==> flow/design.v <==
module ctrl(
        input                   clk,
        input                   reset,
        input                   init_en_2,
        input                   init_done,
        input                   for_load_done,
        input                   for_done,
        input                   for_op_done,
        input                   back_load_done,
        input                   back_done,
        output reg              init_en,
        output reg              for_en,
        output reg              for_load_en,
        output reg              back_en,
        output reg              back_load_en,
        output reg              sti_rd,
        output reg              res_wr,
        output reg              res_rd
        );
        parameter IDLE = 3'b000,  INIT = 3'b001, LOAD = 3'b010, FOR = 3'b011, BACK = 3'b100;
        reg [2:0] cstate, nstate;
        always@(posedge clk)begin
                if(!reset)
                        cstate <= 3'b0;
                else
                        cstate <= nstate;
        end
        always@*begin
                case(cstate)
                        IDLE:begin
                                if(!reset) nstate = IDLE;
                                else nstate = INIT;
                        end
                        INIT:begin
                                if(init_done)
                                        nstate = LOAD;
                                else
                                        nstate = INIT;
                        end
                        LOAD:begin
                                if(for_load_done)
                                        nstate = FOR;
                                else if(back_load_done)
                                        nstate = BACK;
                                else
                                        nstate = LOAD;
                        end
                        FOR:begin
                                if(for_done)
                                        nstate = LOAD;
                                else
                                        nstate = FOR;
                        end
                        BACK:begin
                                if(back_done)
                                        nstate = LOAD;
                                else
                                        nstate = BACK;
                        end
                        default: nstate = IDLE;
                endcase
        end
        always@*begin
                case(cstate)
                        IDLE:begin
                                init_en = 1'b0;
                                for_load_en = 1'b0;
                                for_en = 1'b0;
                                back_load_en = 1'b0;
                                back_en = 1'b0;
                                sti_rd = 1'b0;
                                res_wr = 1'b0;
                                res_rd = 1'b0;
                        end
                        INIT:begin
                                init_en = 1'b1;
                                for_load_en = 1'b0;
                                for_en = 1'b0;
                                back_load_en = 1'b0;
                                back_en = 1'b0;
                                sti_rd = 1'b1;   
                                res_wr = init_en_2;
                                res_rd = 1'b0;
                        end
                        LOAD:begin
                                init_en = 1'b0;
                                for_load_en = (!for_op_done);
                                for_en = 1'b0;
                                back_load_en = for_op_done;
                                back_en = 1'b0;
                                sti_rd = 1'b0;
                                res_wr = 1'b0;
                                res_rd = 1'b1;
                        end
                        FOR:begin
                                init_en = 1'b0;
                                for_load_en = 1'b1;
                                for_en = 1'b1;
                                back_load_en = 1'b0;
                                back_en = 1'b0;
                                sti_rd = 1'b0;
                                res_wr = 1'b1;
                                res_rd = 1'b0;
                        end
                        BACK:begin
                                init_en = 1'b0;
                                for_load_en = 1'b0;
                                for_en = 1'b0;
                                back_load_en = 1'b1;
                                back_en = 1'b1;
                                sti_rd = 1'b0;
                                res_wr = 1'b1;
                                res_rd = 1'b0;
                        end
                        default:begin
                                init_en = 1'b0;
                                for_load_en = 1'b0;
                                for_en = 1'b0;
                                back_load_en = 1'b0;
                                back_en = 1'b0;
                                sti_rd = 1'b0;
                                res_wr = 1'b0;
                                res_rd = 1'b0;
                        end
                endcase
        end
endmodule
module init(
        input                   clk,
        input                   reset,
        input                   init_en,
        input                   for_en,
        output  reg             init_en_2,
        output                  init_done,
        output  reg     [9:0]   sti_addr ,
        input           [15:0]  sti_di,
        output  reg     [13:0]  res_addr_init ,
        output  reg     [7:0]   res_do_init
        );
        reg [9:0]       cnt_sti;   
        reg [3:0]       cnt_ini;   
        reg [13:0]      cnt_res;   
        reg [7:0]       sti_tmp15;
        wire [9:0]      sti_addr_tmp;
        assign  init_done = (cnt_res == 14'h3FFF);
        always@(posedge clk)begin
                if(!reset)
                        cnt_ini <= 4'd15;
                else if(init_en)
                        cnt_ini <= cnt_ini - 1;   
        end
        always@(posedge clk)begin
                if(!reset)
                        cnt_sti <= 10'b0;
                else if(init_en && (cnt_ini == 4'd0))
                        cnt_sti <= cnt_sti + 1;
        end
        always@*begin
                if(init_en)
                        sti_addr = cnt_sti;
                else
                        sti_addr = 10'd0;
        end
        always@(posedge clk)begin
                if(init_en)
                        sti_tmp15 <= {6'b0, sti_di[0]};
        end
        always@(posedge clk)begin
                init_en_2 <= init_en;
        end
        always@(posedge clk)begin
                if(!reset)
                        cnt_res <= 14'b0;
                else if(init_en_2)
                        cnt_res <= cnt_res + 1;
        end
        always@*begin
                res_addr_init = cnt_res;
        end
        assign sti_addr_tmp = cnt_ini+1;
        always@*begin
                if(init_en_2)begin
                        if(cnt_ini == 4'hF)
                                res_do_init = 8'h00 | sti_tmp15;   
                        else
                                res_do_init = 8'h00 | {7'b0, sti_di[sti_addr_tmp]};   
                end
                else
                        res_do_init = 8'h00;
        end
endmodule
module forward(
        input                   clk,
        input                   reset,
        input                   for_load_en,
        input                   for_en,
        output                  for_load_done,
        output                  for_done,
        output  reg             for_op_done,
        output  reg     [13:0]  res_addr_for,
        output  reg     [7:0]   res_do_for,
        input           [7:0]   res_di
        );
        reg [13:0]      cur;    
        reg [2:0]       cnt_for;   
        reg [7:0]       pixel_tmp[4:0];
        reg [7:0]      min_tmp0, min_tmp1, for_out;
        assign pass = (cur[6:0] == 7'b0) || (cur[6:0] == 7'h7F) || (cur>= 14'h3F80) || (for_load_en && (cnt_for == 3'd0) && (res_di == 8'd0));
        assign for_load_done = (cnt_for == 4'd4);
        assign for_done = (cnt_for == 3'd5);
        always@(posedge clk)begin
                if(!reset)
                        cur <= 14'd128;   
                else if(pass ||(for_load_en && for_done))
                        cur <= cur + 1;
        end
        always@(posedge clk)begin
                if(!reset)
                        cnt_for <= 3'd0;
                else if(pass || (cnt_for == 3'd6))   
                        cnt_for <= 3'd0;
                else if((!pass) && for_load_en && (!for_op_done))
                        cnt_for <= cnt_for + 1;
        end
        always@(posedge clk)begin
                if(!reset)
                        for_op_done <= 1'b0;
                else if(for_load_en && (cur == 14'h3FFF))
                        for_op_done <= 1'b1;   
        end
        always@*begin
                case(cnt_for)
                        3'd0: res_addr_for = cur;
                        3'd1: res_addr_for = cur - 14'd129;
                        3'd2: res_addr_for = cur - 14'd128;
                        3'd3: res_addr_for = cur - 14'd127;
                        3'd4: res_addr_for = cur - 14'd1;
                        3'd5: res_addr_for = cur;   
                        default: res_addr_for = 14'd0;
                endcase
        end
        always@(posedge clk)begin
                if(!reset)begin
                        pixel_tmp[0] <= 8'hFF;
                        pixel_tmp[1] <= 8'hFF;
                        pixel_tmp[2] <= 8'hFF;
                        pixel_tmp[3] <= 8'hFF;
                        pixel_tmp[4] <= 8'hFF;
                end
                else if(  for_load_en && (!for_op_done))begin
                        pixel_tmp[cnt_for] <= res_di;
                end
        end
        always@*begin
                if(cnt_for == 3'd5)begin
                        min_tmp0 = (pixel_tmp[1] <= pixel_tmp[2])? pixel_tmp[1] : pixel_tmp[2];
                        min_tmp1 = (pixel_tmp[3] <= pixel_tmp[4])? pixel_tmp[3] : pixel_tmp[4];
                        for_out = (min_tmp0 <= min_tmp1)? min_tmp0+1 : min_tmp1+1;
                end
                else begin
                        min_tmp0 = 7'd0;
                        min_tmp1 = 7'd0;
                        for_out = 7'd0;
                end
        end
        always@*begin
                if(cnt_for >= 3'd5)
                        res_do_for = for_out;
                else
                        res_do_for = 7'd0;
        end
endmodule
module backward(
        input                   clk,
        input                   reset,
        input                   back_load_en,
        input                   back_en,
        output                  back_load_done,
        output                  back_done,
        output                  done,
        output  reg     [13:0]  res_addr_back,
        output  reg     [7:0]   res_do_back,
        input           [7:0]   res_di
        );
        reg [13:0]      cur;    
        reg [2:0]       cnt_back;   
        reg [7:0]       pixel_tmp[4:0];
        reg             back_op_done;
        reg [7:0]      min_tmp0, min_tmp1, min_tmp2, back_out;
        assign pass = (cur[6:0] == 7'b0) || (cur[6:0] == 7'h7F);
        assign back_load_done = (cnt_back == 4'd4);
        assign back_done = (cnt_back == 3'd5);
        assign done = back_op_done;
        always@(posedge clk)begin
                if(!reset)
                        cur <= 14'h3F7E;   
                else if(pass || (back_load_en && back_done))
                        cur <= cur - 1;
        end
        always@(posedge clk)begin
                if(!reset)
                        cnt_back <= 3'd0;
                else if(pass || (cnt_back == 3'd6))
                        cnt_back <= 3'd0;
                else if((!pass) && back_load_en && (!back_op_done))
                        cnt_back <= cnt_back + 1;
        end
        always@(posedge clk)begin
                if(!reset)
                        back_op_done <= 1'b0;
                else if(cur == 14'h0001)
                        back_op_done <= 1'b1;
        end
        always@*begin
                case(cnt_back)
                        3'd0: res_addr_back = cur;
                        3'd1: res_addr_back = cur + 1;
                        3'd2: res_addr_back = cur + 127;
                        3'd3: res_addr_back = cur + 128;
                        3'd4: res_addr_back = cur + 129;
                        3'd5: res_addr_back = cur;   
                        default: res_addr_back = 14'd0;
                endcase
        end
        always@(posedge clk)begin
                if(!reset)begin
                        pixel_tmp[0] <= 8'hFF;
                        pixel_tmp[1] <= 8'hFF;
                        pixel_tmp[2] <= 8'hFF;
                        pixel_tmp[3] <= 8'hFF;
                        pixel_tmp[4] <= 8'hFF;
                end
                else if(back_load_en && (!back_op_done))
                        pixel_tmp[cnt_back] <= res_di;
        end
        always@*begin
                if(cnt_back == 3'd5)begin
                        min_tmp0 = (pixel_tmp[0] <= (pixel_tmp[1]+1))? pixel_tmp[0] : (pixel_tmp[1] + 1);
                        min_tmp1 = ((pixel_tmp[2]+1) <= (pixel_tmp[3]+1))? (pixel_tmp[2]+1) : (pixel_tmp[3]+1);
                        min_tmp2 = ((pixel_tmp[4]+1) <= min_tmp1)? (pixel_tmp[4]+1) : min_tmp1;
                        back_out = (min_tmp0 <= min_tmp2)? min_tmp0 : min_tmp2;
                end
                else begin
                        min_tmp0 = 7'd0;
                        min_tmp1 = 7'd0;
                        min_tmp2 = 7'd0;
                        back_out = 7'd0;
                end
        end
        always@*begin
                if(cnt_back >= 3'd5)
                        res_do_back = back_out;
                else
                        res_do_back = 7'd0;
        end
endmodule
module DT(
        input                   clk,
        input                   reset,
        output                  done,
        output                  sti_rd,
        output  [9:0]           sti_addr,
        input   [15:0]          sti_di,
        output                  res_wr,
        output                  res_rd,
        output  reg [13:0]      res_addr,
        output  reg [7:0]       res_do,
        input   [7:0]           res_di
        );
        wire [7:0] res_do_init, res_do_for, res_do_back;
        wire [13:0] res_addr_init, res_addr_for, res_addr_back;
        wire init_en, init_en_2, load_en, for_load_en, for_en, back_load_en, back_en;
        wire init_done, for_load_done, back_load_done, for_done, for_op_done, back_done;
        always@*begin
                case({init_en_2, for_en, back_en})
                        3'b100: res_do = res_do_init;
                        3'b010: res_do = res_do_for;
                        3'b001: res_do = res_do_back;
                        default:res_do = 8'd0;
                endcase
        end
        always@*begin
                case({init_en_2, for_load_en, back_load_en})
                        3'b100: res_addr = res_addr_init;
                        3'b010: res_addr = res_addr_for;
                        3'b001: res_addr = res_addr_back;
                        default:res_addr = 14'b0;
                endcase
        end
        init u_init(.clk(clk),
                    .reset(reset),
                    .init_en(init_en),
                    .for_en(for_en),
                    .init_done(init_done),
                    .init_en_2(init_en_2),
                    .sti_addr(sti_addr),
                    .sti_di(sti_di),
                    .res_addr_init(res_addr_init),
                    .res_do_init(res_do_init)
                    );
        forward u_for(.clk(clk),
                      .reset(reset),
                      .for_load_en(for_load_en),
                      .for_en(for_en),
                      .for_load_done(for_load_done),
                      .for_done(for_done),
                      .for_op_done(for_op_done),
                      .res_addr_for(res_addr_for),
                      .res_do_for(res_do_for),
                      .res_di(res_di)
                      );
        backward u_back(.clk(clk),
                        .reset(reset),
                        .back_load_en(back_load_en),
                        .back_en(back_en),
                        .back_load_done(back_load_done),
                        .back_done(back_done),
                        .done(done),
                        .res_addr_back(res_addr_back),
                        .res_do_back(res_do_back),
                        .res_di(res_di)
                        );
        ctrl u_ctrl(.clk(clk),
                    .reset(reset),
                    .init_en_2(init_en_2),
                    .init_done(init_done),
                    .for_load_done(for_load_done),
                    .for_done(for_done),
                    .for_op_done(for_op_done),
                    .back_load_done(back_load_done),
                    .back_done(back_done),
                    .init_en(init_en),
                    .for_en(for_en),
                    .for_load_en(for_load_en),
                    .back_en(back_en),
                    .back_load_en(back_load_en),
                    .sti_rd(sti_rd),
                    .res_wr(res_wr),
                    .res_rd(res_rd)
                    );
endmodule
# Tool chain data of DT

Tool output for the design above, in the order of the flow.
Lines are those of the file above, counted from 1.
Library cell names are shortened.
Not given: n/a

Design top: DT
Clock: clk
Standard-cell library: sky130hd
Corner: tt_025C_1v80

# Word level

Source: Yosys, flattened and elaborated, memories not mapped. Widths are those after wreduce. Registers that Yosys merges into a memory's read port (data or address) are not register bits. Print and check cells do not count. Equal cells are merged and count once.
Yosys's memory passes give these memory sizes; they may raise the number of words (mostly to a power of two), join words into wider ones and drop unused or constant bits.

Memories: 2
Bits in writable memories: 128
Cells after elaboration: 156
Input port bits: 26
Register bits: 69

Multiplexer cells: 44
Shifts and indexed selects: 1
Magnitude comparators: 10
Reductions and logical operators: 36
$add $sub $neg: 22
Bitwise gates (word level): 1
Equality and inequality tests: 28

Memory list:

| memory           | depth | width | RTL line | source |
| u_back.pixel_tmp | 8     | 8     | 287      | `reg [7:0]       pixel_tmp[4:0];` |
| u_for.pixel_tmp  | 8     | 8     | 206      | `reg [7:0]       pixel_tmp[4:0];` |

Operators with widths:

| operator                                                   | count |
| case mux 14 bit (select 5 bit)                             | 2 |
| 2-to-1 mux 8 bit                                           | 16 |
| adder 14 x 1 -> 14 bit (second input constant)             | 3 |
| case mux 14 bit (select 3 bit)                             | 1 |
| adder 8 x 1 -> 9 bit (second input constant)               | 4 |
| <= comparator 8 bit                                        | 4 |
| subtractor 14 x 1 -> 14 bit (second input constant)        | 2 |
| == test 14 bit (second input constant)                     | 2 |
| adder 14 x 8 -> 14 bit (second input constant)             | 2 |
| subtractor 14 x 8 -> 14 bit (second input constant)        | 2 |
| == test 3 bit (second input constant)                      | 9 |
| == test 3 x 2 -> 1 bit (second input constant)             | 8 |
| case mux 8 bit (select 3 bit)                              | 1 |
| 2-to-1 mux 3 bit                                           | 7 |
| indexed select 16 x 10 -> 1 bit                            | 1 |
| adder 8 x 1 -> 8 bit (second input constant)               | 2 |
| == test 3 x 1 -> 1 bit (second input constant)             | 5 |
| case mux 3 bit (select 5 bit)                              | 1 |
| == test 14 x 1 -> 1 bit (second input constant)            | 1 |
| greater-or-equal comparator 14 bit (second input constant) | 1 |
| adder 14 x 7 -> 14 bit (second input constant)             | 1 |
| subtractor 14 x 7 -> 14 bit (second input constant)        | 1 |
| == test 7 bit (second input constant)                      | 2 |
| zero test 7 bit                                            | 2 |
| logical AND 1 bit                                          | 12 |
| 2-to-1 mux 1 bit                                           | 11 |
| adder 10 x 1 -> 10 bit (second input constant)             | 1 |
| OR reduction 2 bit                                         | 5 |

Not listed: further kinds 17, cells in them 33.

# Logic depth

Longest topological path by Yosys (ltp), each cell counted once; first at word level (registers and memories cut), then after technology mapping (sequential cells cut; the memories' decode and read muxes count).

Depth after elaboration: 10
ABC_AREA: 0
Gate-level depth with buffers: 32

# Mapped cells and area

Yosys stat after the flow's synthesis: flattened, memories mapped to cells. It holds for the ABC_AREA given above (unset counts as 0); a run with the other value may have another netlist.

Mapped cells: 1210
Mapped area: 0.0107466 mm²
Mapped flip-flops: 143
Sequential part of the area: 0.0035934 mm²

Cells by type:

| type     | count | total area (µm²) |
| edfxtp_1 | 73    | 2.19E+03 |
| dfxtp_1  | 70    | 1.4E+03 |
| ha_1     | 100   | 1251.2 |
| nand2_1  | 120   | 450.432 |
| xor2_1   | 43    | 376.611 |
| xnor2_1  | 42    | 367.853 |
| nor2_1   | 87    | 326.563 |
| mux2i_1  | 32    | 320.307 |
| or2_2    | 49    | 306.544 |
| inv_1    | 79    | 296.534 |
| a21oi_1  | 55    | 275.264 |
| nand3_1  | 50    | 250.24 |
| o21ai_0  | 45    | 225.216 |
| nand2b_1 | 26    | 162.656 |
| a211oi_1 | 17    | 127.622 |
| nor3_1   | 24    | 120.115 |
| or3_1    | 19    | 118.864 |
| a22oi_1  | 15    | 112.608 |

Other cell types: 69; their cells: 264.
By module: a second synthesis without flattening, with its own total; a netlist apart from the flattened one above.

Cells (unflattened synthesis): 1345
Area (unflattened synthesis): 0.011695 mm²

Rows give one instance, submodules left out.

Modules:

| module   | cells | seq. area (mm²) | area (mm²) | times used |
| backward | 570   | 0.0015615       | 0.004981   | 1 |
| forward  | 495   | 0.0013213       | 0.0041928  | 1 |
| init     | 176   | 0.0006106       | 0.0015815  | 1 |
| DT       | 81    | 0               | 0.0007244  | 1 |
| ctrl     | 23    | 0.0001001       | 0.0002152  | 1 |

# Path before layout

Source: OpenSTA report_checks on the synthesized netlist (no wires, ideal clock, input and output delay 20% of the period each), path of least setup slack; recovery checks are left aside. Register names are those of the netlist, which keeps one name where synthesis merged equal registers.

Path kind: register to output
From: mem u_back.pixel_tmp[2][0]
To: out res_do[0]
Period: 9000 ps
Buffers on the path: 1
Data arrival time: 5238 ps
Slack: 1962 ps
External output delay: 1800 ps
Driving pins on the path: 29
Time at the first pin: 0 ps
Path delay: 5238 ps
Data required time: 7200 ps
Period reached after synthesis: 7038 ps

"path delay" = arrival - input delay + setup time.
A path that ends at an output port has no setup time.
"driving pins on the path": output pins that drive a net of the path, with the launching flip-flop's if there is one; two outputs of one cell count as two.
"period reached after synthesis" is the clock period less the worst setup slack; recovery checks do not enter. This is arithmetic on one report: input and output delays are still those of the set period (20% each).
The rows between start and end are the longest chain of elaborated cells between them; the timing report does not say that the signal goes this way. Where chains are equally long, one stands for them.
Each line given opens the expression or statement behind the cell; cells for indexed reads and writes are added by Yosys, which also makes memories of some case tables.
The chain passes a memory read, where the word-level depth is cut; so it can be longer than that depth.

Cell sequence: edfxtp_1 ha_1 nand3_1 xor2_1 inv_1 ha_1 o211ai_1 a21oi_1 a21oi_2 a22oi_4 mux2i_1 inv_1 ha_1 a211oi_1 a31oi_1 o22ai_1 nand2_2 a21o_1 ha_1 nor2b_1 o21a_1 o21a_1 o21a_1 o21bai_1 a22oi_1 nor2b_1 clkdlybuf4s25_2 o211a_1 a211o_1
Cells in the longest elaborated chain: 11

RTL lines, path after synthesis:

| what                          | RTL line | source |
| start: declaration            | 287      | `reg [7:0]       pixel_tmp[4:0];` |
| memory (8 x 8 bit)            | 287      |  |
| adder 8 x 1 -> 9 bit          | 339      | `min_tmp1 = ((pixel_tmp[2]+1) <= (pixel_tmp[3]+1))? (pixel_tmp[2]+1) : (pixel_tmp[3]+1);` |
| <= comparator 9 bit           | 339      |  |
| 2-to-1 mux 8 bit              | 339      |  |
| <= comparator 9 x 8 -> 1 bit  | 340      | `min_tmp2 = ((pixel_tmp[4]+1) <= min_tmp1)? (pixel_tmp[4]+1) : min_tmp1;` |
| 2-to-1 mux 8 bit              | 340      |  |
| <= comparator 8 bit           | 341      | `back_out = (min_tmp0 <= min_tmp2)? min_tmp0 : min_tmp2;` |
| 2-to-1 mux 8 bit              | 341      |  |
| 2-to-1 mux 8 bit              | 337      | `if(cnt_back == 3'd5)begin` |
| 2-to-1 mux 8 bit              | 351      | `if(cnt_back >= 3'd5)` |
| case mux 8 bit (select 3 bit) | 375      | `case({init_en_2, for_en, back_en})` |
| end: declaration              | 367      | `output  reg [7:0]       res_do,` |

# Path in the finished layout

From the final timing report of job 1: the path of least setup slack in the routed layout; clock arrival at registers is part of the times.
The report prints the path's times to 10 ps; the period is as set.

Path kind: register to output
From: mem u_back.pixel_tmp[3][0]
To: out res_do[0]
External output delay: 1610 ps
Time at the first pin: 420 ps
Driving pins on the path: 31
Data required time: 6420 ps
Slack: 500 ps
Data arrival time: 5920 ps
Period: 8030 ps
Buffers on the path: 3

The rows between start and end are the longest chain of elaborated cells between them; the timing report does not say that the signal goes this way. Where chains are equally long, one stands for them.
The chain passes a memory read, where the word-level depth is cut; so it can be longer than that depth.

Cell sequence: edfxtp_1 ha_4 inv_1 ha_1 nor2b_1 o21a_1 o211ai_1 a21oi_2 a21oi_2 a22oi_4 buf_6 mux2_4 ha_1 o2111ai_1 a31oi_1 o22ai_2 nand2_4 nor2_1 a21o_1 ha_1 nor2b_1 o21a_1 o21a_1 o21a_1 o21bai_1 a22oi_2 nor2b_1 buf_4 o211a_1 a211o_1 dlymetal6s2s_1
Cells in the longest elaborated chain: 11

RTL lines, path post-layout:

| what                          | RTL line | source |
| start: declaration            | 287      | `reg [7:0]       pixel_tmp[4:0];` |
| memory (8 x 8 bit)            | 287      |  |
| adder 8 x 1 -> 9 bit          | 339      | `min_tmp1 = ((pixel_tmp[2]+1) <= (pixel_tmp[3]+1))? (pixel_tmp[2]+1) : (pixel_tmp[3]+1);` |
| <= comparator 9 bit           | 339      |  |
| 2-to-1 mux 8 bit              | 339      |  |
| <= comparator 9 x 8 -> 1 bit  | 340      | `min_tmp2 = ((pixel_tmp[4]+1) <= min_tmp1)? (pixel_tmp[4]+1) : min_tmp1;` |
| 2-to-1 mux 8 bit              | 340      |  |
| <= comparator 8 bit           | 341      | `back_out = (min_tmp0 <= min_tmp2)? min_tmp0 : min_tmp2;` |
| 2-to-1 mux 8 bit              | 341      |  |
| 2-to-1 mux 8 bit              | 337      | `if(cnt_back == 3'd5)begin` |
| 2-to-1 mux 8 bit              | 351      | `if(cnt_back >= 3'd5)` |
| case mux 8 bit (select 3 bit) | 375      | `case({init_en_2, for_en, back_en})` |
| end: declaration              | 367      | `output  reg [7:0]       res_do,` |

==> results <==
Flow measurements of DT on sky130hd: 2 stored runs with different settings, listed in no order. Input and output delays are each 20% of the period that was set; the output load is 0.01 pF.
"allowed time less slack (worst setup path)" means the part of the period allowed to the worst setup path (the constraints hold back 20% at inputs and 20% at outputs) less its slack; where the path has registers, the arrival times of their clocks count too.
By "overall power" is meant OpenSTA's value without simulated activity: inputs other than the clock are taken to toggle once in ten clock periods, and the tool carries that through the logic.
"allowed time less slack (worst setup path)" is known to 10 ps.

## Job 1

==> flow/run.sh <==
#!/bin/bash
# the make line also repeats the synthesis and layout settings of config.mk as NAME=value (left out here)
make -C /OpenROAD-flow-scripts/flow DESIGN_CONFIG=/design/flow/config.mk WORK_HOME=/design/flow/orfs CLKGATE_MAP_FILE= finish
==> flow/config.mk <==
export PLATFORM = sky130hd
export DESIGN_NAME = DT
export DESIGN_NICKNAME = DT
export VERILOG_FILES = /design/flow/design.v
export SDC_FILE = /design/flow/constraint.sdc
export NUM_CORES = 4
export LEC_CHECK = 0
export ABC_AREA = 0
export CAP_MARGIN = 25
export CELL_PAD_IN_SITES_GLOBAL_PLACEMENT = 1
export CORE_MARGIN = 5
export CORE_UTILIZATION = 40
export CTS_CLUSTER_DIAMETER = 198
export CTS_CLUSTER_SIZE = 24
export GPL_ROUTABILITY_DRIVEN = 0
export MAX_ROUTING_LAYER = met4
export PLACE_DENSITY = 0.41
export SLEW_MARGIN = 40
==> flow/constraint.sdc <==
create_clock -name core_clock -period 8.03 [get_ports {clk}]
set_input_delay 1.6060 -clock core_clock [delete_from_list [all_inputs] [get_ports {clk}]]
set_output_delay 1.6060 -clock core_clock [all_outputs]
set_load 0.01 [all_outputs]

| result of job 1 | value |
|---|---|
| post-synthesis cell area | 0.0107466 mm² |
| die size | 0.0302447 mm² |
| utilization after layout | 46.9% |
| setup slack of the worst path | 502 ps |
| overall power | 1.887 mW |
| allowed time less slack (worst setup path) | 5920 ps |
| critical path type | register to output |

## Job 2

==> flow/run.sh <==
#!/bin/bash
# the make line also repeats the synthesis and layout settings of config.mk as NAME=value (left out here)
make -C /OpenROAD-flow-scripts/flow DESIGN_CONFIG=/design/flow/config.mk WORK_HOME=/design/flow/orfs CLKGATE_MAP_FILE= finish
==> flow/config.mk <==
export PLATFORM = sky130hd
export DESIGN_NAME = DT
export DESIGN_NICKNAME = DT
export VERILOG_FILES = /design/flow/design.v
export SDC_FILE = /design/flow/constraint.sdc
export NUM_CORES = 4
export LEC_CHECK = 0
export CAP_MARGIN = 20
export CORE_MARGIN = 2
export CORE_UTILIZATION = 40
export SETUP_SLACK_MARGIN = -0.05
export SLEW_MARGIN = 20
==> flow/constraint.sdc <==
create_clock -name core_clock -period 8.62 [get_ports {clk}]
set_input_delay 1.7240 -clock core_clock [delete_from_list [all_inputs] [get_ports {clk}]]
set_output_delay 1.7240 -clock core_clock [all_outputs]
set_load 0.01 [all_outputs]

| result of job 2 | value |
|---|---|
| post-synthesis cell area | 0.0107466 mm² |
| die size | 0.0281938 mm² |
| utilization after layout | 47.0% |
| setup slack of the worst path | 289 ps |
| overall power | 1.758 mW |
| allowed time less slack (worst setup path) | 6610 ps |
| critical path type | register to output |
